==> flow/design.v <==
module ProcessingElement(
  input         clock,
  input         reset,
  input  [7:0]  io_price,
  output [10:0] io_agentIdx,
  output        io_rewardIn_ready,
  input         io_rewardIn_valid,
  input  [7:0]  io_rewardIn_bits_reward,
  input  [10:0] io_rewardIn_bits_idx,
  input         io_rewardIn_bits_last,
  input         io_PEResultOut_ready,
  output        io_PEResultOut_valid,
  output [7:0]  io_PEResultOut_bits_benefit,
  output [7:0]  io_PEResultOut_bits_oldPrice,
  output [10:0] io_PEResultOut_bits_id,
  output        io_PEResultOut_bits_last
);
  reg [7:0] s1_last;  
  reg [7:0] s1_reward;  
  reg [7:0] s1_idx;  
  reg  s1_valid;  
  reg [7:0] s2_price;  
  reg [7:0] s2_idx;  
  reg  s2_last;  
  reg  s2_valid;  
  reg [7:0] s2_reward;  
  reg [7:0] s3_benefit;  
  reg [7:0] s3_oldPrice;  
  reg  s3_valid;  
  reg [7:0] s3_last;  
  reg [7:0] s3_idx;  
  wire  stall = ~io_PEResultOut_ready;  
  wire  fire = io_rewardIn_ready & io_rewardIn_valid;  
  wire [10:0] _GEN_2 = fire ? io_rewardIn_bits_idx : {{3'd0}, s1_idx};  
  wire [8:0] _diff_T = {1'b0,$signed(s2_reward)};  
  wire [8:0] _diff_T_1 = {1'b0,$signed(s2_price)};  
  wire [8:0] diff = $signed(_diff_T) - $signed(_diff_T_1);  
  wire [10:0] _GEN_9 = ~stall ? _GEN_2 : {{3'd0}, s1_idx};  
  wire [7:0] _GEN_14 = ~stall ? s1_last : {{7'd0}, s2_last};  
  assign io_agentIdx = stall ? {3'd0, s1_idx} : io_rewardIn_bits_idx;
  assign io_rewardIn_ready = ~stall;  
  assign io_PEResultOut_valid = s3_valid;  
  assign io_PEResultOut_bits_benefit = s3_benefit;  
  assign io_PEResultOut_bits_oldPrice = s3_oldPrice;  
  assign io_PEResultOut_bits_id = {{3'd0}, s3_idx};  
  assign io_PEResultOut_bits_last = s3_last[0];  
  always @(posedge clock) begin
    if (reset) begin  
      s1_last <= 8'h0;  
    end else if (~stall) begin  
      if (fire) begin  
        s1_last <= {{7'd0}, io_rewardIn_bits_last};  
      end
    end
    if (reset) begin  
      s1_reward <= 8'h0;  
    end else if (~stall) begin  
      if (fire) begin  
        s1_reward <= io_rewardIn_bits_reward;  
      end
    end
    if (reset) begin  
      s1_idx <= 8'h0;  
    end else begin
      s1_idx <= _GEN_9[7:0];
    end
    if (reset) begin  
      s1_valid <= 1'h0;  
    end else if (~stall) begin  
      s1_valid <= fire;  
    end
    if (reset) begin  
      s2_price <= 8'h0;  
    end else if (~stall) begin  
      s2_price <= io_price;  
    end
    if (reset) begin  
      s2_idx <= 8'h0;  
    end else if (~stall) begin  
      s2_idx <= s1_idx;  
    end
    if (reset) begin  
      s2_last <= 1'h0;  
    end else begin
      s2_last <= _GEN_14[0];
    end
    if (reset) begin  
      s2_valid <= 1'h0;  
    end else if (~stall) begin  
      s2_valid <= s1_valid;  
    end
    if (reset) begin  
      s2_reward <= 8'h0;  
    end else if (~stall) begin  
      s2_reward <= s1_reward;  
    end
    if (reset) begin  
      s3_benefit <= 8'h0;  
    end else if (~stall) begin  
      if (diff[8]) begin  
        s3_benefit <= 8'h0;
      end else begin
        s3_benefit <= diff[7:0];
      end
    end
    if (reset) begin  
      s3_oldPrice <= 8'h0;  
    end else if (~stall) begin  
      s3_oldPrice <= s2_price;  
    end
    if (reset) begin  
      s3_valid <= 1'h0;  
    end else if (~stall) begin  
      s3_valid <= s2_valid;  
    end
    if (reset) begin  
      s3_last <= 8'h0;  
    end else if (~stall) begin  
      s3_last <= {{7'd0}, s2_last};  
    end
    if (reset) begin  
      s3_idx <= 8'h0;  
    end else if (~stall) begin  
      s3_idx <= s2_idx;  
    end
  end
endmodule
module SearchTask(
  input         clock,
  input         reset,
  output        io_benefitIn_0_ready,
  input         io_benefitIn_0_valid,
  input  [7:0]  io_benefitIn_0_bits_benefit,
  input  [7:0]  io_benefitIn_0_bits_oldPrice,
  input  [10:0] io_benefitIn_0_bits_id,
  input         io_benefitIn_0_bits_last,
  output        io_benefitIn_1_ready,
  input         io_benefitIn_1_valid,
  input  [7:0]  io_benefitIn_1_bits_benefit,
  input  [7:0]  io_benefitIn_1_bits_oldPrice,
  input  [10:0] io_benefitIn_1_bits_id,
  output        io_benefitIn_2_ready,
  input         io_benefitIn_2_valid,
  input  [7:0]  io_benefitIn_2_bits_benefit,
  input  [7:0]  io_benefitIn_2_bits_oldPrice,
  input  [10:0] io_benefitIn_2_bits_id,
  output        io_benefitIn_3_ready,
  input         io_benefitIn_3_valid,
  input  [7:0]  io_benefitIn_3_bits_benefit,
  input  [7:0]  io_benefitIn_3_bits_oldPrice,
  input  [10:0] io_benefitIn_3_bits_id,
  output        io_benefitIn_4_ready,
  input         io_benefitIn_4_valid,
  input  [7:0]  io_benefitIn_4_bits_benefit,
  input  [7:0]  io_benefitIn_4_bits_oldPrice,
  input  [10:0] io_benefitIn_4_bits_id,
  output        io_benefitIn_5_ready,
  input         io_benefitIn_5_valid,
  input  [7:0]  io_benefitIn_5_bits_benefit,
  input  [7:0]  io_benefitIn_5_bits_oldPrice,
  input  [10:0] io_benefitIn_5_bits_id,
  output        io_benefitIn_6_ready,
  input         io_benefitIn_6_valid,
  input  [7:0]  io_benefitIn_6_bits_benefit,
  input  [7:0]  io_benefitIn_6_bits_oldPrice,
  input  [10:0] io_benefitIn_6_bits_id,
  output        io_benefitIn_7_ready,
  input         io_benefitIn_7_valid,
  input  [7:0]  io_benefitIn_7_bits_benefit,
  input  [7:0]  io_benefitIn_7_bits_oldPrice,
  input  [10:0] io_benefitIn_7_bits_id,
  input         io_resultOut_ready,
  output        io_resultOut_valid,
  output [10:0] io_resultOut_bits_winner,
  output [7:0]  io_resultOut_bits_bid
);
  reg  s_valid_0;  
  reg  s_valid_1;  
  reg  s_valid_2;  
  reg  s_valid_3;  
  reg  s_last_0;  
  reg  s_last_1;  
  reg  s_last_2;  
  reg  s_last_3;  
  reg [7:0] compRegs_0_0_benefit;  
  reg [10:0] compRegs_0_0_id;  
  reg [7:0] compRegs_0_0_runningBid;  
  reg [7:0] compRegs_0_0_oldPrice;  
  reg [7:0] compRegs_0_1_benefit;  
  reg [10:0] compRegs_0_1_id;  
  reg [7:0] compRegs_0_1_runningBid;  
  reg [7:0] compRegs_0_1_oldPrice;  
  reg [7:0] compRegs_0_2_benefit;  
  reg [10:0] compRegs_0_2_id;  
  reg [7:0] compRegs_0_2_runningBid;  
  reg [7:0] compRegs_0_2_oldPrice;  
  reg [7:0] compRegs_0_3_benefit;  
  reg [10:0] compRegs_0_3_id;  
  reg [7:0] compRegs_0_3_runningBid;  
  reg [7:0] compRegs_0_3_oldPrice;  
  reg [7:0] compRegs_0_4_benefit;  
  reg [10:0] compRegs_0_4_id;  
  reg [7:0] compRegs_0_4_runningBid;  
  reg [7:0] compRegs_0_4_oldPrice;  
  reg [7:0] compRegs_0_5_benefit;  
  reg [10:0] compRegs_0_5_id;  
  reg [7:0] compRegs_0_5_runningBid;  
  reg [7:0] compRegs_0_5_oldPrice;  
  reg [7:0] compRegs_0_6_benefit;  
  reg [10:0] compRegs_0_6_id;  
  reg [7:0] compRegs_0_6_runningBid;  
  reg [7:0] compRegs_0_6_oldPrice;  
  reg [7:0] compRegs_0_7_benefit;  
  reg [10:0] compRegs_0_7_id;  
  reg [7:0] compRegs_0_7_runningBid;  
  reg [7:0] compRegs_0_7_oldPrice;  
  reg [7:0] compRegs_1_0_benefit;  
  reg [10:0] compRegs_1_0_id;  
  reg [7:0] compRegs_1_0_runningBid;  
  reg [7:0] compRegs_1_0_oldPrice;  
  reg [7:0] compRegs_1_1_benefit;  
  reg [10:0] compRegs_1_1_id;  
  reg [7:0] compRegs_1_1_runningBid;  
  reg [7:0] compRegs_1_1_oldPrice;  
  reg [7:0] compRegs_1_2_benefit;  
  reg [10:0] compRegs_1_2_id;  
  reg [7:0] compRegs_1_2_runningBid;  
  reg [7:0] compRegs_1_2_oldPrice;  
  reg [7:0] compRegs_1_3_benefit;  
  reg [10:0] compRegs_1_3_id;  
  reg [7:0] compRegs_1_3_runningBid;  
  reg [7:0] compRegs_1_3_oldPrice;  
  reg [7:0] compRegs_2_0_benefit;  
  reg [10:0] compRegs_2_0_id;  
  reg [7:0] compRegs_2_0_runningBid;  
  reg [7:0] compRegs_2_0_oldPrice;  
  reg [7:0] compRegs_2_1_benefit;  
  reg [10:0] compRegs_2_1_id;  
  reg [7:0] compRegs_2_1_runningBid;  
  reg [7:0] compRegs_2_1_oldPrice;  
  reg [7:0] compRegs_3_0_benefit;  
  reg [10:0] compRegs_3_0_id;  
  reg [7:0] compRegs_3_0_runningBid;  
  reg [7:0] compRegs_3_0_oldPrice;  
  reg [7:0] slast_runningWinner_benefit;  
  reg [10:0] slast_runningWinner_id;  
  reg [7:0] slast_runningWinner_runningBid;  
  reg [7:0] slast_runningWinner_oldPrice;  
  reg  slast_valid;  
  reg  slast_last;  
  wire  stall = ~io_resultOut_ready & slast_valid;  
  wire  _fire_T = io_benefitIn_0_ready & io_benefitIn_0_valid;  
  wire  _fire_T_1 = io_benefitIn_1_ready & io_benefitIn_1_valid;  
  wire  _fire_T_2 = io_benefitIn_2_ready & io_benefitIn_2_valid;  
  wire  _fire_T_3 = io_benefitIn_3_ready & io_benefitIn_3_valid;  
  wire  _fire_T_4 = io_benefitIn_4_ready & io_benefitIn_4_valid;  
  wire  _fire_T_5 = io_benefitIn_5_ready & io_benefitIn_5_valid;  
  wire  _fire_T_6 = io_benefitIn_6_ready & io_benefitIn_6_valid;  
  wire  _fire_T_7 = io_benefitIn_7_ready & io_benefitIn_7_valid;  
  wire  fire = _fire_T | _fire_T_1 | _fire_T_2 | _fire_T_3 | _fire_T_4 | _fire_T_5 | _fire_T_6 | _fire_T_7;  
  wire [7:0] hypoBid = compRegs_0_0_benefit - compRegs_0_1_benefit;  
  wire [7:0] hypoBid_1 = compRegs_0_1_benefit - compRegs_0_0_benefit;  
  wire [7:0] hypoBid_2 = compRegs_0_2_benefit - compRegs_0_3_benefit;  
  wire [7:0] hypoBid_3 = compRegs_0_3_benefit - compRegs_0_2_benefit;  
  wire [7:0] hypoBid_4 = compRegs_0_4_benefit - compRegs_0_5_benefit;  
  wire [7:0] hypoBid_5 = compRegs_0_5_benefit - compRegs_0_4_benefit;  
  wire [7:0] hypoBid_6 = compRegs_0_6_benefit - compRegs_0_7_benefit;  
  wire [7:0] hypoBid_7 = compRegs_0_7_benefit - compRegs_0_6_benefit;  
  wire [7:0] hypoBid_8 = compRegs_1_0_benefit - compRegs_1_1_benefit;  
  wire [7:0] hypoBid_9 = compRegs_1_1_benefit - compRegs_1_0_benefit;  
  wire [7:0] hypoBid_10 = compRegs_1_2_benefit - compRegs_1_3_benefit;  
  wire [7:0] hypoBid_11 = compRegs_1_3_benefit - compRegs_1_2_benefit;  
  wire [7:0] hypoBid_12 = compRegs_2_0_benefit - compRegs_2_1_benefit;  
  wire [7:0] hypoBid_13 = compRegs_2_1_benefit - compRegs_2_0_benefit;  
  wire [7:0] hypoBid_14 = compRegs_3_0_benefit - slast_runningWinner_benefit;  
  wire [7:0] _slast_runningWinner_runningBid_T_1 = hypoBid_14 < compRegs_3_0_runningBid ? hypoBid_14 :
    compRegs_3_0_runningBid;  
  wire [7:0] hypoBid_15 = slast_runningWinner_benefit - compRegs_3_0_benefit;  
  wire [7:0] _slast_runningWinner_runningBid_T_3 = hypoBid_15 < slast_runningWinner_runningBid ? hypoBid_15 :
    slast_runningWinner_runningBid;  
  wire [7:0] _io_resultOut_bits_bid_T_1 = slast_runningWinner_oldPrice + 8'h1;  
  wire [7:0] _io_resultOut_bits_bid_T_3 = slast_runningWinner_runningBid + slast_runningWinner_oldPrice;  
  wire [7:0] _GEN_152 = slast_runningWinner_benefit == 8'h0 ? 8'h0 : _io_resultOut_bits_bid_T_3;  
  assign io_benefitIn_0_ready = ~stall;  
  assign io_benefitIn_1_ready = ~stall;  
  assign io_benefitIn_2_ready = ~stall;  
  assign io_benefitIn_3_ready = ~stall;  
  assign io_benefitIn_4_ready = ~stall;  
  assign io_benefitIn_5_ready = ~stall;  
  assign io_benefitIn_6_ready = ~stall;  
  assign io_benefitIn_7_ready = ~stall;  
  assign io_resultOut_valid = slast_valid & slast_last;  
  assign io_resultOut_bits_winner = slast_runningWinner_id;  
  assign io_resultOut_bits_bid = slast_runningWinner_runningBid == 8'h0 & slast_runningWinner_benefit > 8'h0 ?
    _io_resultOut_bits_bid_T_1 : _GEN_152;  
  always @(posedge clock) begin
    if (reset) begin  
      s_valid_0 <= 1'h0;  
    end else if (~stall) begin  
      s_valid_0 <= fire;  
    end
    if (reset) begin  
      s_valid_1 <= 1'h0;  
    end else if (~stall) begin  
      s_valid_1 <= s_valid_0;  
    end
    if (reset) begin  
      s_valid_2 <= 1'h0;  
    end else if (~stall) begin  
      s_valid_2 <= s_valid_1;  
    end
    if (reset) begin  
      s_valid_3 <= 1'h0;  
    end else if (~stall) begin  
      s_valid_3 <= s_valid_2;  
    end
    if (reset) begin  
      s_last_0 <= 1'h0;  
    end else if (~stall) begin  
      if (fire) begin  
        s_last_0 <= io_benefitIn_0_bits_last;  
      end
    end
    if (reset) begin  
      s_last_1 <= 1'h0;  
    end else if (~stall) begin  
      s_last_1 <= s_last_0;  
    end
    if (reset) begin  
      s_last_2 <= 1'h0;  
    end else if (~stall) begin  
      s_last_2 <= s_last_1;  
    end
    if (reset) begin  
      s_last_3 <= 1'h0;  
    end else if (~stall) begin  
      s_last_3 <= s_last_2;  
    end
    if (reset) begin  
      compRegs_0_0_benefit <= 8'h0;  
    end else if (~stall) begin  
      if (fire) begin  
        if (_fire_T) begin  
          compRegs_0_0_benefit <= io_benefitIn_0_bits_benefit;  
        end else begin
          compRegs_0_0_benefit <= 8'h0;  
        end
      end
    end
    if (reset) begin  
      compRegs_0_0_id <= 11'h0;  
    end else if (~stall) begin  
      if (fire) begin  
        compRegs_0_0_id <= io_benefitIn_0_bits_id;  
      end
    end
    if (reset) begin  
      compRegs_0_0_runningBid <= 8'h0;  
    end else if (~stall) begin  
      if (fire) begin  
        compRegs_0_0_runningBid <= 8'hff;  
      end
    end
    if (reset) begin  
      compRegs_0_0_oldPrice <= 8'h0;  
    end else if (~stall) begin  
      if (fire) begin  
        compRegs_0_0_oldPrice <= io_benefitIn_0_bits_oldPrice;  
      end
    end
    if (reset) begin  
      compRegs_0_1_benefit <= 8'h0;  
    end else if (~stall) begin  
      if (fire) begin  
        if (_fire_T_1) begin  
          compRegs_0_1_benefit <= io_benefitIn_1_bits_benefit;  
        end else begin
          compRegs_0_1_benefit <= 8'h0;  
        end
      end
    end
    if (reset) begin  
      compRegs_0_1_id <= 11'h0;  
    end else if (~stall) begin  
      if (fire) begin  
        compRegs_0_1_id <= io_benefitIn_1_bits_id;  
      end
    end
    if (reset) begin  
      compRegs_0_1_runningBid <= 8'h0;  
    end else if (~stall) begin  
      if (fire) begin  
        compRegs_0_1_runningBid <= 8'hff;  
      end
    end
    if (reset) begin  
      compRegs_0_1_oldPrice <= 8'h0;  
    end else if (~stall) begin  
      if (fire) begin  
        compRegs_0_1_oldPrice <= io_benefitIn_1_bits_oldPrice;  
      end
    end
    if (reset) begin  
      compRegs_0_2_benefit <= 8'h0;  
    end else if (~stall) begin  
      if (fire) begin  
        if (_fire_T_2) begin  
          compRegs_0_2_benefit <= io_benefitIn_2_bits_benefit;  
        end else begin
          compRegs_0_2_benefit <= 8'h0;  
        end
      end
    end
    if (reset) begin  
      compRegs_0_2_id <= 11'h0;  
    end else if (~stall) begin  
      if (fire) begin  
        compRegs_0_2_id <= io_benefitIn_2_bits_id;  
      end
    end
    if (reset) begin  
      compRegs_0_2_runningBid <= 8'h0;  
    end else if (~stall) begin  
      if (fire) begin  
        compRegs_0_2_runningBid <= 8'hff;  
      end
    end
    if (reset) begin  
      compRegs_0_2_oldPrice <= 8'h0;  
    end else if (~stall) begin  
      if (fire) begin  
        compRegs_0_2_oldPrice <= io_benefitIn_2_bits_oldPrice;  
      end
    end
    if (reset) begin  
      compRegs_0_3_benefit <= 8'h0;  
    end else if (~stall) begin  
      if (fire) begin  
        if (_fire_T_3) begin  
          compRegs_0_3_benefit <= io_benefitIn_3_bits_benefit;  
        end else begin
          compRegs_0_3_benefit <= 8'h0;  
        end
      end
    end
    if (reset) begin  
      compRegs_0_3_id <= 11'h0;  
    end else if (~stall) begin  
      if (fire) begin  
        compRegs_0_3_id <= io_benefitIn_3_bits_id;  
      end
    end
    if (reset) begin  
      compRegs_0_3_runningBid <= 8'h0;  
    end else if (~stall) begin  
      if (fire) begin  
        compRegs_0_3_runningBid <= 8'hff;  
      end
    end
    if (reset) begin  
      compRegs_0_3_oldPrice <= 8'h0;  
    end else if (~stall) begin  
      if (fire) begin  
        compRegs_0_3_oldPrice <= io_benefitIn_3_bits_oldPrice;  
      end
    end
    if (reset) begin  
      compRegs_0_4_benefit <= 8'h0;  
    end else if (~stall) begin  
      if (fire) begin  
        if (_fire_T_4) begin  
          compRegs_0_4_benefit <= io_benefitIn_4_bits_benefit;  
        end else begin
          compRegs_0_4_benefit <= 8'h0;  
        end
      end
    end
    if (reset) begin  
      compRegs_0_4_id <= 11'h0;  
    end else if (~stall) begin  
      if (fire) begin  
        compRegs_0_4_id <= io_benefitIn_4_bits_id;  
      end
    end
    if (reset) begin  
      compRegs_0_4_runningBid <= 8'h0;  
    end else if (~stall) begin  
      if (fire) begin  
        compRegs_0_4_runningBid <= 8'hff;  
      end
    end
    if (reset) begin  
      compRegs_0_4_oldPrice <= 8'h0;  
    end else if (~stall) begin  
      if (fire) begin  
        compRegs_0_4_oldPrice <= io_benefitIn_4_bits_oldPrice;  
      end
    end
    if (reset) begin  
      compRegs_0_5_benefit <= 8'h0;  
    end else if (~stall) begin  
      if (fire) begin  
        if (_fire_T_5) begin  
          compRegs_0_5_benefit <= io_benefitIn_5_bits_benefit;  
        end else begin
          compRegs_0_5_benefit <= 8'h0;  
        end
      end
    end
    if (reset) begin  
      compRegs_0_5_id <= 11'h0;  
    end else if (~stall) begin  
      if (fire) begin  
        compRegs_0_5_id <= io_benefitIn_5_bits_id;  
      end
    end
    if (reset) begin  
      compRegs_0_5_runningBid <= 8'h0;  
    end else if (~stall) begin  
      if (fire) begin  
        compRegs_0_5_runningBid <= 8'hff;  
      end
    end
    if (reset) begin  
      compRegs_0_5_oldPrice <= 8'h0;  
    end else if (~stall) begin  
      if (fire) begin  
        compRegs_0_5_oldPrice <= io_benefitIn_5_bits_oldPrice;  
      end
    end
    if (reset) begin  
      compRegs_0_6_benefit <= 8'h0;  
    end else if (~stall) begin  
      if (fire) begin  
        if (_fire_T_6) begin  
          compRegs_0_6_benefit <= io_benefitIn_6_bits_benefit;  
        end else begin
          compRegs_0_6_benefit <= 8'h0;  
        end
      end
    end
    if (reset) begin  
      compRegs_0_6_id <= 11'h0;  
    end else if (~stall) begin  
      if (fire) begin  
        compRegs_0_6_id <= io_benefitIn_6_bits_id;  
      end
    end
    if (reset) begin  
      compRegs_0_6_runningBid <= 8'h0;  
    end else if (~stall) begin  
      if (fire) begin  
        compRegs_0_6_runningBid <= 8'hff;  
      end
    end
    if (reset) begin  
      compRegs_0_6_oldPrice <= 8'h0;  
    end else if (~stall) begin  
      if (fire) begin  
        compRegs_0_6_oldPrice <= io_benefitIn_6_bits_oldPrice;  
      end
    end
    if (reset) begin  
      compRegs_0_7_benefit <= 8'h0;  
    end else if (~stall) begin  
      if (fire) begin  
        if (_fire_T_7) begin  
          compRegs_0_7_benefit <= io_benefitIn_7_bits_benefit;  
        end else begin
          compRegs_0_7_benefit <= 8'h0;  
        end
      end
    end
    if (reset) begin  
      compRegs_0_7_id <= 11'h0;  
    end else if (~stall) begin  
      if (fire) begin  
        compRegs_0_7_id <= io_benefitIn_7_bits_id;  
      end
    end
    if (reset) begin  
      compRegs_0_7_runningBid <= 8'h0;  
    end else if (~stall) begin  
      if (fire) begin  
        compRegs_0_7_runningBid <= 8'hff;  
      end
    end
    if (reset) begin  
      compRegs_0_7_oldPrice <= 8'h0;  
    end else if (~stall) begin  
      if (fire) begin  
        compRegs_0_7_oldPrice <= io_benefitIn_7_bits_oldPrice;  
      end
    end
    if (reset) begin  
      compRegs_1_0_benefit <= 8'h0;  
    end else if (~stall) begin  
      if (compRegs_0_0_benefit >= compRegs_0_1_benefit) begin  
        compRegs_1_0_benefit <= compRegs_0_0_benefit;  
      end else begin
        compRegs_1_0_benefit <= compRegs_0_1_benefit;  
      end
    end
    if (reset) begin  
      compRegs_1_0_id <= 11'h0;  
    end else if (~stall) begin  
      if (compRegs_0_0_benefit >= compRegs_0_1_benefit) begin  
        compRegs_1_0_id <= compRegs_0_0_id;  
      end else begin
        compRegs_1_0_id <= compRegs_0_1_id;  
      end
    end
    if (reset) begin  
      compRegs_1_0_runningBid <= 8'h0;  
    end else if (~stall) begin  
      if (compRegs_0_0_benefit >= compRegs_0_1_benefit) begin  
        if (hypoBid < compRegs_0_0_runningBid) begin  
          compRegs_1_0_runningBid <= hypoBid;
        end else begin
          compRegs_1_0_runningBid <= compRegs_0_0_runningBid;
        end
      end else if (hypoBid_1 < compRegs_0_1_runningBid) begin  
        compRegs_1_0_runningBid <= hypoBid_1;
      end else begin
        compRegs_1_0_runningBid <= compRegs_0_1_runningBid;
      end
    end
    if (reset) begin  
      compRegs_1_0_oldPrice <= 8'h0;  
    end else if (~stall) begin  
      if (compRegs_0_0_benefit >= compRegs_0_1_benefit) begin  
        compRegs_1_0_oldPrice <= compRegs_0_0_oldPrice;  
      end else begin
        compRegs_1_0_oldPrice <= compRegs_0_1_oldPrice;  
      end
    end
    if (reset) begin  
      compRegs_1_1_benefit <= 8'h0;  
    end else if (~stall) begin  
      if (compRegs_0_2_benefit >= compRegs_0_3_benefit) begin  
        compRegs_1_1_benefit <= compRegs_0_2_benefit;  
      end else begin
        compRegs_1_1_benefit <= compRegs_0_3_benefit;  
      end
    end
    if (reset) begin  
      compRegs_1_1_id <= 11'h0;  
    end else if (~stall) begin  
      if (compRegs_0_2_benefit >= compRegs_0_3_benefit) begin  
        compRegs_1_1_id <= compRegs_0_2_id;  
      end else begin
        compRegs_1_1_id <= compRegs_0_3_id;  
      end
    end
    if (reset) begin  
      compRegs_1_1_runningBid <= 8'h0;  
    end else if (~stall) begin  
      if (compRegs_0_2_benefit >= compRegs_0_3_benefit) begin  
        if (hypoBid_2 < compRegs_0_2_runningBid) begin  
          compRegs_1_1_runningBid <= hypoBid_2;
        end else begin
          compRegs_1_1_runningBid <= compRegs_0_2_runningBid;
        end
      end else if (hypoBid_3 < compRegs_0_3_runningBid) begin  
        compRegs_1_1_runningBid <= hypoBid_3;
      end else begin
        compRegs_1_1_runningBid <= compRegs_0_3_runningBid;
      end
    end
    if (reset) begin  
      compRegs_1_1_oldPrice <= 8'h0;  
    end else if (~stall) begin  
      if (compRegs_0_2_benefit >= compRegs_0_3_benefit) begin  
        compRegs_1_1_oldPrice <= compRegs_0_2_oldPrice;  
      end else begin
        compRegs_1_1_oldPrice <= compRegs_0_3_oldPrice;  
      end
    end
    if (reset) begin  
      compRegs_1_2_benefit <= 8'h0;  
    end else if (~stall) begin  
      if (compRegs_0_4_benefit >= compRegs_0_5_benefit) begin  
        compRegs_1_2_benefit <= compRegs_0_4_benefit;  
      end else begin
        compRegs_1_2_benefit <= compRegs_0_5_benefit;  
      end
    end
    if (reset) begin  
      compRegs_1_2_id <= 11'h0;  
    end else if (~stall) begin  
      if (compRegs_0_4_benefit >= compRegs_0_5_benefit) begin  
        compRegs_1_2_id <= compRegs_0_4_id;  
      end else begin
        compRegs_1_2_id <= compRegs_0_5_id;  
      end
    end
    if (reset) begin  
      compRegs_1_2_runningBid <= 8'h0;  
    end else if (~stall) begin  
      if (compRegs_0_4_benefit >= compRegs_0_5_benefit) begin  
        if (hypoBid_4 < compRegs_0_4_runningBid) begin  
          compRegs_1_2_runningBid <= hypoBid_4;
        end else begin
          compRegs_1_2_runningBid <= compRegs_0_4_runningBid;
        end
      end else if (hypoBid_5 < compRegs_0_5_runningBid) begin  
        compRegs_1_2_runningBid <= hypoBid_5;
      end else begin
        compRegs_1_2_runningBid <= compRegs_0_5_runningBid;
      end
    end
    if (reset) begin  
      compRegs_1_2_oldPrice <= 8'h0;  
    end else if (~stall) begin  
      if (compRegs_0_4_benefit >= compRegs_0_5_benefit) begin  
        compRegs_1_2_oldPrice <= compRegs_0_4_oldPrice;  
      end else begin
        compRegs_1_2_oldPrice <= compRegs_0_5_oldPrice;  
      end
    end
    if (reset) begin  
      compRegs_1_3_benefit <= 8'h0;  
    end else if (~stall) begin  
      if (compRegs_0_6_benefit >= compRegs_0_7_benefit) begin  
        compRegs_1_3_benefit <= compRegs_0_6_benefit;  
      end else begin
        compRegs_1_3_benefit <= compRegs_0_7_benefit;  
      end
    end
    if (reset) begin  
      compRegs_1_3_id <= 11'h0;  
    end else if (~stall) begin  
      if (compRegs_0_6_benefit >= compRegs_0_7_benefit) begin  
        compRegs_1_3_id <= compRegs_0_6_id;  
      end else begin
        compRegs_1_3_id <= compRegs_0_7_id;  
      end
    end
    if (reset) begin  
      compRegs_1_3_runningBid <= 8'h0;  
    end else if (~stall) begin  
      if (compRegs_0_6_benefit >= compRegs_0_7_benefit) begin  
        if (hypoBid_6 < compRegs_0_6_runningBid) begin  
          compRegs_1_3_runningBid <= hypoBid_6;
        end else begin
          compRegs_1_3_runningBid <= compRegs_0_6_runningBid;
        end
      end else if (hypoBid_7 < compRegs_0_7_runningBid) begin  
        compRegs_1_3_runningBid <= hypoBid_7;
      end else begin
        compRegs_1_3_runningBid <= compRegs_0_7_runningBid;
      end
    end
    if (reset) begin  
      compRegs_1_3_oldPrice <= 8'h0;  
    end else if (~stall) begin  
      if (compRegs_0_6_benefit >= compRegs_0_7_benefit) begin  
        compRegs_1_3_oldPrice <= compRegs_0_6_oldPrice;  
      end else begin
        compRegs_1_3_oldPrice <= compRegs_0_7_oldPrice;  
      end
    end
    if (reset) begin  
      compRegs_2_0_benefit <= 8'h0;  
    end else if (~stall) begin  
      if (compRegs_1_0_benefit >= compRegs_1_1_benefit) begin  
        compRegs_2_0_benefit <= compRegs_1_0_benefit;  
      end else begin
        compRegs_2_0_benefit <= compRegs_1_1_benefit;  
      end
    end
    if (reset) begin  
      compRegs_2_0_id <= 11'h0;  
    end else if (~stall) begin  
      if (compRegs_1_0_benefit >= compRegs_1_1_benefit) begin  
        compRegs_2_0_id <= compRegs_1_0_id;  
      end else begin
        compRegs_2_0_id <= compRegs_1_1_id;  
      end
    end
    if (reset) begin  
      compRegs_2_0_runningBid <= 8'h0;  
    end else if (~stall) begin  
      if (compRegs_1_0_benefit >= compRegs_1_1_benefit) begin  
        if (hypoBid_8 < compRegs_1_0_runningBid) begin  
          compRegs_2_0_runningBid <= hypoBid_8;
        end else begin
          compRegs_2_0_runningBid <= compRegs_1_0_runningBid;
        end
      end else if (hypoBid_9 < compRegs_1_1_runningBid) begin  
        compRegs_2_0_runningBid <= hypoBid_9;
      end else begin
        compRegs_2_0_runningBid <= compRegs_1_1_runningBid;
      end
    end
    if (reset) begin  
      compRegs_2_0_oldPrice <= 8'h0;  
    end else if (~stall) begin  
      if (compRegs_1_0_benefit >= compRegs_1_1_benefit) begin  
        compRegs_2_0_oldPrice <= compRegs_1_0_oldPrice;  
      end else begin
        compRegs_2_0_oldPrice <= compRegs_1_1_oldPrice;  
      end
    end
    if (reset) begin  
      compRegs_2_1_benefit <= 8'h0;  
    end else if (~stall) begin  
      if (compRegs_1_2_benefit >= compRegs_1_3_benefit) begin  
        compRegs_2_1_benefit <= compRegs_1_2_benefit;  
      end else begin
        compRegs_2_1_benefit <= compRegs_1_3_benefit;  
      end
    end
    if (reset) begin  
      compRegs_2_1_id <= 11'h0;  
    end else if (~stall) begin  
      if (compRegs_1_2_benefit >= compRegs_1_3_benefit) begin  
        compRegs_2_1_id <= compRegs_1_2_id;  
      end else begin
        compRegs_2_1_id <= compRegs_1_3_id;  
      end
    end
    if (reset) begin  
      compRegs_2_1_runningBid <= 8'h0;  
    end else if (~stall) begin  
      if (compRegs_1_2_benefit >= compRegs_1_3_benefit) begin  
        if (hypoBid_10 < compRegs_1_2_runningBid) begin  
          compRegs_2_1_runningBid <= hypoBid_10;
        end else begin
          compRegs_2_1_runningBid <= compRegs_1_2_runningBid;
        end
      end else if (hypoBid_11 < compRegs_1_3_runningBid) begin  
        compRegs_2_1_runningBid <= hypoBid_11;
      end else begin
        compRegs_2_1_runningBid <= compRegs_1_3_runningBid;
      end
    end
    if (reset) begin  
      compRegs_2_1_oldPrice <= 8'h0;  
    end else if (~stall) begin  
      if (compRegs_1_2_benefit >= compRegs_1_3_benefit) begin  
        compRegs_2_1_oldPrice <= compRegs_1_2_oldPrice;  
      end else begin
        compRegs_2_1_oldPrice <= compRegs_1_3_oldPrice;  
      end
    end
    if (reset) begin  
      compRegs_3_0_benefit <= 8'h0;  
    end else if (~stall) begin  
      if (compRegs_2_0_benefit >= compRegs_2_1_benefit) begin  
        compRegs_3_0_benefit <= compRegs_2_0_benefit;  
      end else begin
        compRegs_3_0_benefit <= compRegs_2_1_benefit;  
      end
    end
    if (reset) begin  
      compRegs_3_0_id <= 11'h0;  
    end else if (~stall) begin  
      if (compRegs_2_0_benefit >= compRegs_2_1_benefit) begin  
        compRegs_3_0_id <= compRegs_2_0_id;  
      end else begin
        compRegs_3_0_id <= compRegs_2_1_id;  
      end
    end
    if (reset) begin  
      compRegs_3_0_runningBid <= 8'h0;  
    end else if (~stall) begin  
      if (compRegs_2_0_benefit >= compRegs_2_1_benefit) begin  
        if (hypoBid_12 < compRegs_2_0_runningBid) begin  
          compRegs_3_0_runningBid <= hypoBid_12;
        end else begin
          compRegs_3_0_runningBid <= compRegs_2_0_runningBid;
        end
      end else if (hypoBid_13 < compRegs_2_1_runningBid) begin  
        compRegs_3_0_runningBid <= hypoBid_13;
      end else begin
        compRegs_3_0_runningBid <= compRegs_2_1_runningBid;
      end
    end
    if (reset) begin  
      compRegs_3_0_oldPrice <= 8'h0;  
    end else if (~stall) begin  
      if (compRegs_2_0_benefit >= compRegs_2_1_benefit) begin  
        compRegs_3_0_oldPrice <= compRegs_2_0_oldPrice;  
      end else begin
        compRegs_3_0_oldPrice <= compRegs_2_1_oldPrice;  
      end
    end
    if (reset) begin  
      slast_runningWinner_benefit <= 8'h0;  
    end else if (~stall) begin  
      if (slast_last | ~slast_valid) begin  
        slast_runningWinner_benefit <= compRegs_3_0_benefit;  
      end else if (compRegs_3_0_benefit > slast_runningWinner_benefit) begin  
        slast_runningWinner_benefit <= compRegs_3_0_benefit;  
      end
    end
    if (reset) begin  
      slast_runningWinner_id <= 11'h0;  
    end else if (~stall) begin  
      if (slast_last | ~slast_valid) begin  
        slast_runningWinner_id <= compRegs_3_0_id;  
      end else if (compRegs_3_0_benefit > slast_runningWinner_benefit) begin  
        slast_runningWinner_id <= compRegs_3_0_id;  
      end
    end
    if (reset) begin  
      slast_runningWinner_runningBid <= 8'h0;  
    end else if (~stall) begin  
      if (slast_last | ~slast_valid) begin  
        slast_runningWinner_runningBid <= compRegs_3_0_runningBid;  
      end else if (compRegs_3_0_benefit > slast_runningWinner_benefit) begin  
        slast_runningWinner_runningBid <= _slast_runningWinner_runningBid_T_1;  
      end else begin
        slast_runningWinner_runningBid <= _slast_runningWinner_runningBid_T_3;  
      end
    end
    if (reset) begin  
      slast_runningWinner_oldPrice <= 8'h0;  
    end else if (~stall) begin  
      if (slast_last | ~slast_valid) begin  
        slast_runningWinner_oldPrice <= compRegs_3_0_oldPrice;  
      end else if (compRegs_3_0_benefit > slast_runningWinner_benefit) begin  
        slast_runningWinner_oldPrice <= compRegs_3_0_oldPrice;  
      end
    end
    if (reset) begin  
      slast_valid <= 1'h0;  
    end else if (~stall) begin  
      slast_valid <= s_valid_3;  
    end
    if (reset) begin  
      slast_last <= 1'h0;  
    end else if (~stall) begin  
      slast_last <= s_last_3;  
    end
  end
endmodule
module AuctionSearch(
  input         clock,
  input         reset,
  output        io_rewardIn_0_ready,
  input         io_rewardIn_0_valid,
  input  [7:0]  io_rewardIn_0_reward,
  input  [10:0] io_rewardIn_0_idx,
  input         io_rewardIn_0_last,
  output [10:0] io_agentIdx_0,
  input  [7:0]  io_price_0,
  output        io_rewardIn_1_ready,
  input         io_rewardIn_1_valid,
  input  [7:0]  io_rewardIn_1_reward,
  input  [10:0] io_rewardIn_1_idx,
  output [10:0] io_agentIdx_1,
  input  [7:0]  io_price_1,
  output        io_rewardIn_2_ready,
  input         io_rewardIn_2_valid,
  input  [7:0]  io_rewardIn_2_reward,
  input  [10:0] io_rewardIn_2_idx,
  output [10:0] io_agentIdx_2,
  input  [7:0]  io_price_2,
  output        io_rewardIn_3_ready,
  input         io_rewardIn_3_valid,
  input  [7:0]  io_rewardIn_3_reward,
  input  [10:0] io_rewardIn_3_idx,
  output [10:0] io_agentIdx_3,
  input  [7:0]  io_price_3,
  output        io_rewardIn_4_ready,
  input         io_rewardIn_4_valid,
  input  [7:0]  io_rewardIn_4_reward,
  input  [10:0] io_rewardIn_4_idx,
  output [10:0] io_agentIdx_4,
  input  [7:0]  io_price_4,
  output        io_rewardIn_5_ready,
  input         io_rewardIn_5_valid,
  input  [7:0]  io_rewardIn_5_reward,
  input  [10:0] io_rewardIn_5_idx,
  output [10:0] io_agentIdx_5,
  input  [7:0]  io_price_5,
  output        io_rewardIn_6_ready,
  input         io_rewardIn_6_valid,
  input  [7:0]  io_rewardIn_6_reward,
  input  [10:0] io_rewardIn_6_idx,
  output [10:0] io_agentIdx_6,
  input  [7:0]  io_price_6,
  output        io_rewardIn_7_ready,
  input         io_rewardIn_7_valid,
  input  [7:0]  io_rewardIn_7_reward,
  input  [10:0] io_rewardIn_7_idx,
  output [10:0] io_agentIdx_7,
  input  [7:0]  io_price_7,
  input         io_resultOut_ready,
  output        io_resultOut_valid,
  output [10:0] io_resultOut_winner,
  output [7:0]  io_resultOut_bid
);
  wire        pe0_valid;
  wire [7:0]  pe0_benefit;
  wire [7:0]  pe0_oldPrice;
  wire [10:0] pe0_id;
  wire        pe0_last;
  wire        pe0_ready;
  wire        pe1_valid;
  wire [7:0]  pe1_benefit;
  wire [7:0]  pe1_oldPrice;
  wire [10:0] pe1_id;
  wire        pe1_last;
  wire        pe1_ready;
  wire        pe2_valid;
  wire [7:0]  pe2_benefit;
  wire [7:0]  pe2_oldPrice;
  wire [10:0] pe2_id;
  wire        pe2_last;
  wire        pe2_ready;
  wire        pe3_valid;
  wire [7:0]  pe3_benefit;
  wire [7:0]  pe3_oldPrice;
  wire [10:0] pe3_id;
  wire        pe3_last;
  wire        pe3_ready;
  wire        pe4_valid;
  wire [7:0]  pe4_benefit;
  wire [7:0]  pe4_oldPrice;
  wire [10:0] pe4_id;
  wire        pe4_last;
  wire        pe4_ready;
  wire        pe5_valid;
  wire [7:0]  pe5_benefit;
  wire [7:0]  pe5_oldPrice;
  wire [10:0] pe5_id;
  wire        pe5_last;
  wire        pe5_ready;
  wire        pe6_valid;
  wire [7:0]  pe6_benefit;
  wire [7:0]  pe6_oldPrice;
  wire [10:0] pe6_id;
  wire        pe6_last;
  wire        pe6_ready;
  wire        pe7_valid;
  wire [7:0]  pe7_benefit;
  wire [7:0]  pe7_oldPrice;
  wire [10:0] pe7_id;
  wire        pe7_last;
  wire        pe7_ready;
  ProcessingElement pes_0 (
    .clock(clock),
    .reset(reset),
    .io_price(io_price_0),
    .io_agentIdx(io_agentIdx_0),
    .io_rewardIn_ready(io_rewardIn_0_ready),
    .io_rewardIn_valid(io_rewardIn_0_valid),
    .io_rewardIn_bits_reward(io_rewardIn_0_reward),
    .io_rewardIn_bits_idx(io_rewardIn_0_idx),
    .io_rewardIn_bits_last(io_rewardIn_0_last),
    .io_PEResultOut_ready(pe0_ready),
    .io_PEResultOut_valid(pe0_valid),
    .io_PEResultOut_bits_benefit(pe0_benefit),
    .io_PEResultOut_bits_oldPrice(pe0_oldPrice),
    .io_PEResultOut_bits_id(pe0_id),
    .io_PEResultOut_bits_last(pe0_last)
  );
  ProcessingElement pes_1 (
    .clock(clock),
    .reset(reset),
    .io_price(io_price_1),
    .io_agentIdx(io_agentIdx_1),
    .io_rewardIn_ready(io_rewardIn_1_ready),
    .io_rewardIn_valid(io_rewardIn_1_valid),
    .io_rewardIn_bits_reward(io_rewardIn_1_reward),
    .io_rewardIn_bits_idx(io_rewardIn_1_idx),
    .io_rewardIn_bits_last(1'b0),
    .io_PEResultOut_ready(pe1_ready),
    .io_PEResultOut_valid(pe1_valid),
    .io_PEResultOut_bits_benefit(pe1_benefit),
    .io_PEResultOut_bits_oldPrice(pe1_oldPrice),
    .io_PEResultOut_bits_id(pe1_id),
    .io_PEResultOut_bits_last(pe1_last)
  );
  ProcessingElement pes_2 (
    .clock(clock),
    .reset(reset),
    .io_price(io_price_2),
    .io_agentIdx(io_agentIdx_2),
    .io_rewardIn_ready(io_rewardIn_2_ready),
    .io_rewardIn_valid(io_rewardIn_2_valid),
    .io_rewardIn_bits_reward(io_rewardIn_2_reward),
    .io_rewardIn_bits_idx(io_rewardIn_2_idx),
    .io_rewardIn_bits_last(1'b0),
    .io_PEResultOut_ready(pe2_ready),
    .io_PEResultOut_valid(pe2_valid),
    .io_PEResultOut_bits_benefit(pe2_benefit),
    .io_PEResultOut_bits_oldPrice(pe2_oldPrice),
    .io_PEResultOut_bits_id(pe2_id),
    .io_PEResultOut_bits_last(pe2_last)
  );
  ProcessingElement pes_3 (
    .clock(clock),
    .reset(reset),
    .io_price(io_price_3),
    .io_agentIdx(io_agentIdx_3),
    .io_rewardIn_ready(io_rewardIn_3_ready),
    .io_rewardIn_valid(io_rewardIn_3_valid),
    .io_rewardIn_bits_reward(io_rewardIn_3_reward),
    .io_rewardIn_bits_idx(io_rewardIn_3_idx),
    .io_rewardIn_bits_last(1'b0),
    .io_PEResultOut_ready(pe3_ready),
    .io_PEResultOut_valid(pe3_valid),
    .io_PEResultOut_bits_benefit(pe3_benefit),
    .io_PEResultOut_bits_oldPrice(pe3_oldPrice),
    .io_PEResultOut_bits_id(pe3_id),
    .io_PEResultOut_bits_last(pe3_last)
  );
  ProcessingElement pes_4 (
    .clock(clock),
    .reset(reset),
    .io_price(io_price_4),
    .io_agentIdx(io_agentIdx_4),
    .io_rewardIn_ready(io_rewardIn_4_ready),
    .io_rewardIn_valid(io_rewardIn_4_valid),
    .io_rewardIn_bits_reward(io_rewardIn_4_reward),
    .io_rewardIn_bits_idx(io_rewardIn_4_idx),
    .io_rewardIn_bits_last(1'b0),
    .io_PEResultOut_ready(pe4_ready),
    .io_PEResultOut_valid(pe4_valid),
    .io_PEResultOut_bits_benefit(pe4_benefit),
    .io_PEResultOut_bits_oldPrice(pe4_oldPrice),
    .io_PEResultOut_bits_id(pe4_id),
    .io_PEResultOut_bits_last(pe4_last)
  );
  ProcessingElement pes_5 (
    .clock(clock),
    .reset(reset),
    .io_price(io_price_5),
    .io_agentIdx(io_agentIdx_5),
    .io_rewardIn_ready(io_rewardIn_5_ready),
    .io_rewardIn_valid(io_rewardIn_5_valid),
    .io_rewardIn_bits_reward(io_rewardIn_5_reward),
    .io_rewardIn_bits_idx(io_rewardIn_5_idx),
    .io_rewardIn_bits_last(1'b0),
    .io_PEResultOut_ready(pe5_ready),
    .io_PEResultOut_valid(pe5_valid),
    .io_PEResultOut_bits_benefit(pe5_benefit),
    .io_PEResultOut_bits_oldPrice(pe5_oldPrice),
    .io_PEResultOut_bits_id(pe5_id),
    .io_PEResultOut_bits_last(pe5_last)
  );
  ProcessingElement pes_6 (
    .clock(clock),
    .reset(reset),
    .io_price(io_price_6),
    .io_agentIdx(io_agentIdx_6),
    .io_rewardIn_ready(io_rewardIn_6_ready),
    .io_rewardIn_valid(io_rewardIn_6_valid),
    .io_rewardIn_bits_reward(io_rewardIn_6_reward),
    .io_rewardIn_bits_idx(io_rewardIn_6_idx),
    .io_rewardIn_bits_last(1'b0),
    .io_PEResultOut_ready(pe6_ready),
    .io_PEResultOut_valid(pe6_valid),
    .io_PEResultOut_bits_benefit(pe6_benefit),
    .io_PEResultOut_bits_oldPrice(pe6_oldPrice),
    .io_PEResultOut_bits_id(pe6_id),
    .io_PEResultOut_bits_last(pe6_last)
  );
  ProcessingElement pes_7 (
    .clock(clock),
    .reset(reset),
    .io_price(io_price_7),
    .io_agentIdx(io_agentIdx_7),
    .io_rewardIn_ready(io_rewardIn_7_ready),
    .io_rewardIn_valid(io_rewardIn_7_valid),
    .io_rewardIn_bits_reward(io_rewardIn_7_reward),
    .io_rewardIn_bits_idx(io_rewardIn_7_idx),
    .io_rewardIn_bits_last(1'b0),
    .io_PEResultOut_ready(pe7_ready),
    .io_PEResultOut_valid(pe7_valid),
    .io_PEResultOut_bits_benefit(pe7_benefit),
    .io_PEResultOut_bits_oldPrice(pe7_oldPrice),
    .io_PEResultOut_bits_id(pe7_id),
    .io_PEResultOut_bits_last(pe7_last)
  );
  SearchTask search (
    .clock(clock),
    .reset(reset),
    .io_benefitIn_0_ready(pe0_ready),
    .io_benefitIn_0_valid(pe0_valid),
    .io_benefitIn_0_bits_benefit(pe0_benefit),
    .io_benefitIn_0_bits_oldPrice(pe0_oldPrice),
    .io_benefitIn_0_bits_id(pe0_id),
    .io_benefitIn_0_bits_last(pe0_last),
    .io_benefitIn_1_ready(pe1_ready),
    .io_benefitIn_1_valid(pe1_valid),
    .io_benefitIn_1_bits_benefit(pe1_benefit),
    .io_benefitIn_1_bits_oldPrice(pe1_oldPrice),
    .io_benefitIn_1_bits_id(pe1_id),
    .io_benefitIn_2_ready(pe2_ready),
    .io_benefitIn_2_valid(pe2_valid),
    .io_benefitIn_2_bits_benefit(pe2_benefit),
    .io_benefitIn_2_bits_oldPrice(pe2_oldPrice),
    .io_benefitIn_2_bits_id(pe2_id),
    .io_benefitIn_3_ready(pe3_ready),
    .io_benefitIn_3_valid(pe3_valid),
    .io_benefitIn_3_bits_benefit(pe3_benefit),
    .io_benefitIn_3_bits_oldPrice(pe3_oldPrice),
    .io_benefitIn_3_bits_id(pe3_id),
    .io_benefitIn_4_ready(pe4_ready),
    .io_benefitIn_4_valid(pe4_valid),
    .io_benefitIn_4_bits_benefit(pe4_benefit),
    .io_benefitIn_4_bits_oldPrice(pe4_oldPrice),
    .io_benefitIn_4_bits_id(pe4_id),
    .io_benefitIn_5_ready(pe5_ready),
    .io_benefitIn_5_valid(pe5_valid),
    .io_benefitIn_5_bits_benefit(pe5_benefit),
    .io_benefitIn_5_bits_oldPrice(pe5_oldPrice),
    .io_benefitIn_5_bits_id(pe5_id),
    .io_benefitIn_6_ready(pe6_ready),
    .io_benefitIn_6_valid(pe6_valid),
    .io_benefitIn_6_bits_benefit(pe6_benefit),
    .io_benefitIn_6_bits_oldPrice(pe6_oldPrice),
    .io_benefitIn_6_bits_id(pe6_id),
    .io_benefitIn_7_ready(pe7_ready),
    .io_benefitIn_7_valid(pe7_valid),
    .io_benefitIn_7_bits_benefit(pe7_benefit),
    .io_benefitIn_7_bits_oldPrice(pe7_oldPrice),
    .io_benefitIn_7_bits_id(pe7_id),
    .io_resultOut_ready(io_resultOut_ready),
    .io_resultOut_valid(io_resultOut_valid),
    .io_resultOut_bits_winner(io_resultOut_winner),
    .io_resultOut_bits_bid(io_resultOut_bid)
  );
endmodule
Wiki page: AuctionSearch / tool data

### Reports on AuctionSearch

Tool output for the design above before and after an edit, in the order of the flow.
"before" refers to lines of the RTL above, "after" to lines of the edited file.
"change": "after" minus "before" as printed here. "relative change": 100 x difference / "before".
Operators carry their Yosys type and port widths (W data, S select, Z words).
Not given: --

* design top: AuctionSearch
* clock port: clock
* cell library: sky130hd
* library corner: tt_025C_1v80

### The edit

Unified diff, file above to edited file.
The edited RTL no longer does the same as the RTL above: the edit was made by script, with no optimisation intended.

```diff
@@ -36,5 +36,6 @@
   wire [8:0] _diff_T_1 = {1'b0,$signed(s2_price)};  
   wire [8:0] diff = $signed(_diff_T) - $signed(_diff_T_1);  
-  wire [10:0] _GEN_9 = ~stall ? _GEN_2 : {{3'd0}, s1_idx};  
+  reg [10:0] _GEN_9;
+  always @(posedge clock) _GEN_9 <= ~stall ? _GEN_2 : {{3'd0}, s1_idx};  
   wire [7:0] _GEN_14 = ~stall ? s1_last : {{7'd0}, s2_last};  
   assign io_agentIdx = stall ? {3'd0, s1_idx} : io_rewardIn_bits_idx;
```

### Word-level counts

Source: Yosys, flattened and elaborated, memories not mapped. Widths are those after wreduce. Registers that Yosys merges into a memory's read port (data or address) are not register bits. Print and check cells do not count. Equal cells are merged and count once.

Operators by class
* add/sub/neg operators: before 26, after 26, change 0, relative change 0.00%
* bitwise logic cells: before 30, after 30, change 0, relative change 0.00%
* magnitude comparators: before 25, after 25, change 0, relative change 0.00%
* mux-type cells: before 78, after 94, change +16, relative change +20.51%
* reductions and logical operators: before 15, after 15, change 0, relative change 0.00%

Operators with widths
* $mux W8: before 65, after 81, change +16, relative change +24.62%
* $and A1 B1 Y1: before 19, after 19, change 0, relative change 0.00%
* $lt A8 B8 Y1: before 16, after 16, change 0, relative change 0.00%
* $sub A8 B8 Y8: before 16, after 16, change 0, relative change 0.00%
* $mux W11: before 13, after 13, change 0, relative change 0.00%
* $reduce_and A2 Y1: before 11, after 11, change 0, relative change 0.00%
* $or A1 B1 Y1: before 8, after 8, change 0, relative change 0.00%
* $sub A8 B8 Y9: before 8, after 8, change 0, relative change 0.00%
* $ge A8 B8 Y1: before 7, after 7, change 0, relative change 0.00%
* $not A1 Y1: before 3, after 3, change 0, relative change 0.00%
* $logic_not A8 Y1: before 2, after 2, change 0, relative change 0.00%
* $add A8 B1 Y8 const B: before 1, after 1, change 0, relative change 0.00%
* $add A8 B8 Y8: before 1, after 1, change 0, relative change 0.00%
* $gt A8 B1 Y1 const B: before 1, after 1, change 0, relative change 0.00%
* $gt A8 B8 Y1: before 1, after 1, change 0, relative change 0.00%
* $reduce_bool A2 Y1: before 1, after 1, change 0, relative change 0.00%
* $reduce_bool A3 Y1: before 1, after 1, change 0, relative change 0.00%

Bit counts
* word-level cells: before 332, after 356, change +24, relative change +7.23%
* register bits after elaboration: before 1022, after 1086, change +64, relative change +6.26%
* output and inout port bits: before 116, after 116, change 0, relative change 0.00%

### Longest topological paths

Depth = most cells in a row (Yosys ltp): at word level without a register or memory, in the mapped netlist without a sequential cell, where the memories' decode and read muxes count.

Logic depth
* depth in word-level cells: before 12, after 12, change 0, relative change 0.00%
* ABC_AREA: before 0, after 0
* gate-level depth with buffers: before 17, after 18, change +1, relative change +5.88%
* mapped depth without buffers: before 16, after 17, change +1, relative change +6.25%

### Mapped cells and area

Yosys stat after the flow's synthesis: flattened, memories mapped to cells. It holds for the ABC_AREA given above (unset counts as 0); a run with the other value may have another netlist.

Cell types
* sky130_fd_sc_hd__a21oi_1: before 865, after 777, change -88, relative change -10.17%
* sky130_fd_sc_hd__nand2_1: before 1579, after 1656, change +77, relative change +4.88%
* sky130_fd_sc_hd__dfxtp_1: before 998, after 1062, change +64, relative change +6.41%
* sky130_fd_sc_hd__nor2b_1: before 54, after 111, change +57, relative change +105.56%
* sky130_fd_sc_hd__clkbuf_1: before 340, after 309, change -31, relative change -9.12%
* sky130_fd_sc_hd__buf_1: before 11, after 34, change +23, relative change +209.09%
* sky130_fd_sc_hd__nor2_1: before 415, after 396, change -19, relative change -4.58%
* sky130_fd_sc_hd__o22ai_1: before 18, after 3, change -15, relative change -83.33%
* sky130_fd_sc_hd__a211oi_1: before 204, after 216, change +12, relative change +5.88%
* sky130_fd_sc_hd__a2111oi_0: before 13, after 1, change -12, relative change -92.31%
* sky130_fd_sc_hd__a22oi_1: before 90, after 101, change +11, relative change +12.22%
* sky130_fd_sc_hd__and2_1: before 46, after 55, change +9, relative change +19.57%
* sky130_fd_sc_hd__o21bai_1: before 11, after 20, change +9, relative change +81.82%
* sky130_fd_sc_hd__nor4_1: before 2, after 9, change +7, relative change +350.00%
* sky130_fd_sc_hd__a311oi_1: before 1, after 8, change +7, relative change +700.00%
* sky130_fd_sc_hd__a221oi_1: before 33, after 39, change +6, relative change +18.18%
* sky130_fd_sc_hd__or2_2: before 13, after 7, change -6, relative change -46.15%
* sky130_fd_sc_hd__inv_1: before 295, after 300, change +5, relative change +1.69%

Not every row of either side is listed.

Mapped netlist
* mapped cells: before 6125, after 6243, change +118, relative change +1.93%
* flip-flops: before 998, after 1062, change +64, relative change +6.41%
* mapped area (sq mm): before 0.0483088, after 0.0499954, change +0.0016866, relative change +3.49%
* sequential part of the area (sq mm): before 0.0199792, after 0.0212604, change +0.0012812, relative change +6.41%

By module: a second synthesis without flattening, with its own total; a netlist apart from the flattened one above.

Unflattened totals
* cell total of the unflattened synthesis: before 5985, after 6154, change +169, relative change +2.82%
* area total of the unflattened synthesis (sq mm): before 0.0528457, after 0.054197, change +0.0013513, relative change +2.56%

Rows give one instance, submodules left out.

By module, before
* SearchTask: sequential area 0.0101497 sq mm, times used 1, area 0.0286087 sq mm, cells 3440
* ProcessingElement: sequential area 0.0014013 sq mm, times used 8, area 0.0030292 sq mm, cells 318
* AuctionSearch: sequential area 0 sq mm, times used 1, area 0.0000038 sq mm, cells 1

By module, after
* SearchTask: sequential area 0.0101497 sq mm, times used 1, area 0.0283584 sq mm, cells 3481
* ProcessingElement: sequential area 0.0015615 sq mm, times used 8, area 0.0032293 sq mm, cells 334
* AuctionSearch: sequential area 0 sq mm, times used 1, area 0.0000038 sq mm, cells 1

### Path before layout

OpenSTA on the mapped netlist: ideal clock, no wires. The path of least setup slack (recovery checks aside). Input and output delay are each 20% of the period. Register names are those of the netlist, which keeps one name where synthesis merged equal registers.

Timing after synthesis
* kind: before reg2reg, after reg2reg
* start point: before register (name not given), after register search.compRegs_0_1_benefit[0]
* end point: before register search.compRegs_1_2_runningBid[0], after register search.compRegs_1_0_runningBid[7]
* path delay (ns): before 3.798, after 3.645, change -0.153, relative change -4.03%
* setup slack (ns): before 0.202, after 0.356, change +0.154
* required time (ns): before 3.883, after 3.860, change -0.023, relative change -0.59%
* arrival time (ns): before 3.681, after 3.505, change -0.176, relative change -4.78%
* buffers on the path: before 1, after 0, change -1, relative change -100.00%
* driving pins on the path: before 10, after 17, change +7, relative change +70.00%
* clock period (ns): before 4.0, after 4.0, change 0.0, relative change 0.00%
* period reached after synthesis (ns): before 3.798, after 3.644, change -0.154, relative change -4.05%

"path delay" is the arrival time less input delay plus setup time.
"driving pins on the path" counts driving pins, that of a launching flip-flop among them; a cell with two outputs on the path counts twice.
"period reached after synthesis" = period - worst setup slack (recovery checks aside). The figure is calculated, with input and output delays left at 20% of the set period.
The rows between start and end are the longest chain of elaborated cells between them; the timing report does not say that the signal goes this way. Where chains are equally long, one stands for them.
A line is the first line of the expression or statement that the cell stems from. Yosys adds cells for indexed reads and writes and turns some case tables into memories.
A register here has more assigning lines than the two given.

Between the ends, after synthesis, before:
* cells stage by stage: sky130_fd_sc_hd__dfxtp_1 sky130_fd_sc_hd__buf_2 sky130_fd_sc_hd__clkinv_1 sky130_fd_sc_hd__ha_1 sky130_fd_sc_hd__a2111oi_0 sky130_fd_sc_hd__nand2_1 sky130_fd_sc_hd__o22ai_1 sky130_fd_sc_hd__mux2i_1 sky130_fd_sc_hd__mux2i_1 sky130_fd_sc_hd__a22o_1
* cells in the longest elaborated chain: 3

RTL lines, path after synthesis, before
* $lt A8 B8 Y1: line 706 `end else if (hypoBid_5 < compRegs_0_5_runningBid) begin`
* $mux W8: line 706
* $mux W8: line 700 `if (compRegs_0_4_benefit >= compRegs_0_5_benefit) begin`
* end: assignment: line 702 `compRegs_1_2_runningBid <= hypoBid_4;`
* end: assignment: line 704 `compRegs_1_2_runningBid <= compRegs_0_4_runningBid;`
* end: declaration: line 227 `reg [7:0] compRegs_1_2_runningBid;`

Between the ends, after synthesis, after:
* cells stage by stage: sky130_fd_sc_hd__dfxtp_1 sky130_fd_sc_hd__inv_1 sky130_fd_sc_hd__ha_1 sky130_fd_sc_hd__inv_1 sky130_fd_sc_hd__fa_1 sky130_fd_sc_hd__a21o_1 sky130_fd_sc_hd__a21oi_1 sky130_fd_sc_hd__o21bai_1 sky130_fd_sc_hd__a21oi_1 sky130_fd_sc_hd__xnor2_1 sky130_fd_sc_hd__ha_1 sky130_fd_sc_hd__o211a_1 sky130_fd_sc_hd__a221o_1 sky130_fd_sc_hd__a311oi_4 sky130_fd_sc_hd__nor2_2 sky130_fd_sc_hd__a21oi_2 sky130_fd_sc_hd__a221oi_1
* cells in the longest elaborated chain: 4

RTL lines, path after synthesis, after
* start: declaration: line 190 `reg [7:0] compRegs_0_1_benefit;`
* start: assignment: line 373 `compRegs_0_1_benefit <= 8'h0;`
* start: assignment: line 377 `compRegs_0_1_benefit <= io_benefitIn_1_bits_benefit;`
* $sub A8 B8 Y8: line 263 `wire [7:0] hypoBid_1 = compRegs_0_1_benefit - compRegs_0_0_benefit;`
* $lt A8 B8 Y1: line 623 `end else if (hypoBid_1 < compRegs_0_1_runningBid) begin`
* $mux W8: line 623
* $mux W8: line 617 `if (compRegs_0_0_benefit >= compRegs_0_1_benefit) begin`
* end: assignment: line 619 `compRegs_1_0_runningBid <= hypoBid;`
* end: assignment: line 621 `compRegs_1_0_runningBid <= compRegs_0_0_runningBid;`
* end: declaration: line 220 `reg [7:0] compRegs_1_0_runningBid;`

### Timing after layout

From the final timing report of each run of set A: the path of least setup slack in the routed layout; clock arrival at registers is part of the times.

Timing post-layout
* kind: before reg2out, after reg2out
* start point: before register search.slast_runningWinner_oldPrice[0], after register search.slast_runningWinner_oldPrice[0]
* end point: before output port io_resultOut_bid[6], after output port io_resultOut_bid[6]
* external output delay (ns): before 0.80, after 0.80, change 0.00, relative change 0.00%
* driving pins on the path: before 11, after 10, change -1, relative change -9.09%
* buffers on the path: before 1, after 1, change 0, relative change 0.00%
* arrival time (ns): before 2.95, after 2.98, change +0.03, relative change +1.02%
* clock period (ns): before 4.0, after 4.0, change 0.0, relative change 0.00%
* required time (ns): before 3.20, after 3.20, change 0.00, relative change 0.00%
* setup slack (ns): before 0.25, after 0.22, change -0.03

The rows between start and end are the longest chain of elaborated cells between them; the timing report does not say that the signal goes this way. Where chains are equally long, one stands for them.
A register here has more assigning lines than the two given.

Between the ends, post-layout, before:
* cells stage by stage: sky130_fd_sc_hd__dfxtp_2 sky130_fd_sc_hd__ha_1 sky130_fd_sc_hd__fa_1 sky130_fd_sc_hd__a21o_1 sky130_fd_sc_hd__a21oi_2 sky130_fd_sc_hd__o21bai_1 sky130_fd_sc_hd__a21oi_1 sky130_fd_sc_hd__xnor2_1 sky130_fd_sc_hd__nor2_1 sky130_fd_sc_hd__a211oi_1 sky130_fd_sc_hd__dlygate4sd2_1
* cells in the longest elaborated chain: 3

RTL lines, path post-layout, before
* start: declaration: line 248 `reg [7:0] slast_runningWinner_oldPrice;`
* start: assignment: line 922 `slast_runningWinner_oldPrice <= compRegs_3_0_oldPrice;`
* start: assignment: line 924 `slast_runningWinner_oldPrice <= compRegs_3_0_oldPrice;`
* $add A8 B8 Y8: line 282 `wire [7:0] _io_resultOut_bits_bid_T_3 = slast_runningWinner_runningBid + slast_runningWinner_oldPrice;`
* $mux W8: line 283 `wire [7:0] _GEN_152 = slast_runningWinner_benefit == 8'h0 ? 8'h0 : _io_resultOut_bits_bid_T_3;`
* $mux W8: line 294 `assign io_resultOut_bits_bid = slast_runningWinner_runningBid == 8'h0 & slast_runningWinner_benefit > 8'h0 ?`
* end: declaration: line 994 `output [7:0]  io_resultOut_bid`

Between the ends, post-layout, after:
* cells stage by stage: sky130_fd_sc_hd__dfxtp_1 sky130_fd_sc_hd__ha_1 sky130_fd_sc_hd__fa_1 sky130_fd_sc_hd__a21o_1 sky130_fd_sc_hd__a21oi_2 sky130_fd_sc_hd__o21bai_1 sky130_fd_sc_hd__a21oi_1 sky130_fd_sc_hd__xor2_1 sky130_fd_sc_hd__a211oi_2 sky130_fd_sc_hd__dlygate4sd2_1
* cells in the longest elaborated chain: 3

RTL lines, path post-layout, after
* start: declaration: line 249 `reg [7:0] slast_runningWinner_oldPrice;`
* start: assignment: line 923 `slast_runningWinner_oldPrice <= compRegs_3_0_oldPrice;`
* start: assignment: line 925 `slast_runningWinner_oldPrice <= compRegs_3_0_oldPrice;`
* $add A8 B8 Y8: line 283 `wire [7:0] _io_resultOut_bits_bid_T_3 = slast_runningWinner_runningBid + slast_runningWinner_oldPrice;`
* $mux W8: line 284 `wire [7:0] _GEN_152 = slast_runningWinner_benefit == 8'h0 ? 8'h0 : _io_resultOut_bits_bid_T_3;`
* $mux W8: line 295 `assign io_resultOut_bits_bid = slast_runningWinner_runningBid == 8'h0 & slast_runningWinner_benefit > 8'h0 ?`
* end: declaration: line 995 `output [7:0]  io_resultOut_bid`

### Flow runs

Runs of the flow (Yosys, OpenROAD) on both versions; the two runs of a pair have the same settings. The constraints put input and output delay at 20% of the set period each and load the outputs with 0.01 pF.

Flow settings, set A:
* CORE_UTILIZATION: 40
* PLACE_DENSITY: 0.6
* period_ns: 4.0
* CAP_MARGIN: 20
* CORE_MARGIN: 2
* SLEW_MARGIN: 20

Results, set A
* area inside the die boundary (sq mm): before 0.123566, after 0.127831, change +0.004265, relative change +3.45%
* netlist area reported by Yosys (sq mm): before 0.0483088, after 0.0499954, change +0.0016866, relative change +3.49%
* clock period achieved (ns): before 3.754, after 3.776, change +0.022, relative change +0.59%
* standard-cell area after layout (sq mm): before 0.0571586, after 0.0588514, change +0.0016928, relative change +2.96%
* post-route setup TNS (ns): before 0.000, after 0.000, change 0.000
* worst setup slack after layout (ns): before 0.246, after 0.224, change -0.022
* utilization (%): before 47.7, after 47.5, change -0.2
* final worst hold slack (ns): before 0.425, after 0.428, change +0.003
* total power of the final layout (µW): before 23953, after 25012, change +1059, relative change +4.42%

Flow settings, set B:
* CAP_MARGIN: 25
* CORE_MARGIN: 4
* CORE_UTILIZATION: 31
* GPL_ROUTABILITY_DRIVEN: 0
* HOLD_SLACK_MARGIN: 0.11
* MAX_ROUTING_LAYER: met4
* MIN_ROUTING_LAYER: met1
* TNS_END_PERCENT: 25
* period_ns: 3.53
* SLEW_MARGIN: 20

Results, set B
* area inside the die boundary (sq mm): before 0.162216, after 0.167764, change +0.005548, relative change +3.42%
* netlist area reported by Yosys (sq mm): before 0.0483088, after 0.0499954, change +0.0016866, relative change +3.49%
* clock period achieved (ns): before 3.458, after 3.543, change +0.085, relative change +2.46%
* standard-cell area after layout (sq mm): before 0.0588427, after 0.0608959, change +0.0020532, relative change +3.49%
* post-route setup TNS (ns): before 0.000, after -0.016, change -0.016
* worst setup slack after layout (ns): before 0.072, after -0.013, change -0.085
* utilization (%): before 38.1, after 38.0, change -0.1
* final worst hold slack (ns): before 0.416, after 0.391, change -0.025
* total power of the final layout (µW): before 27180, after 28690, change +1510, relative change +5.56%

"clock period achieved" means the clock period less the worst setup slack. The figure is calculated, with input and output delays left at 20% of the set period.
"total power of the final layout" is the tool's figure for a default switching activity; nothing was simulated.
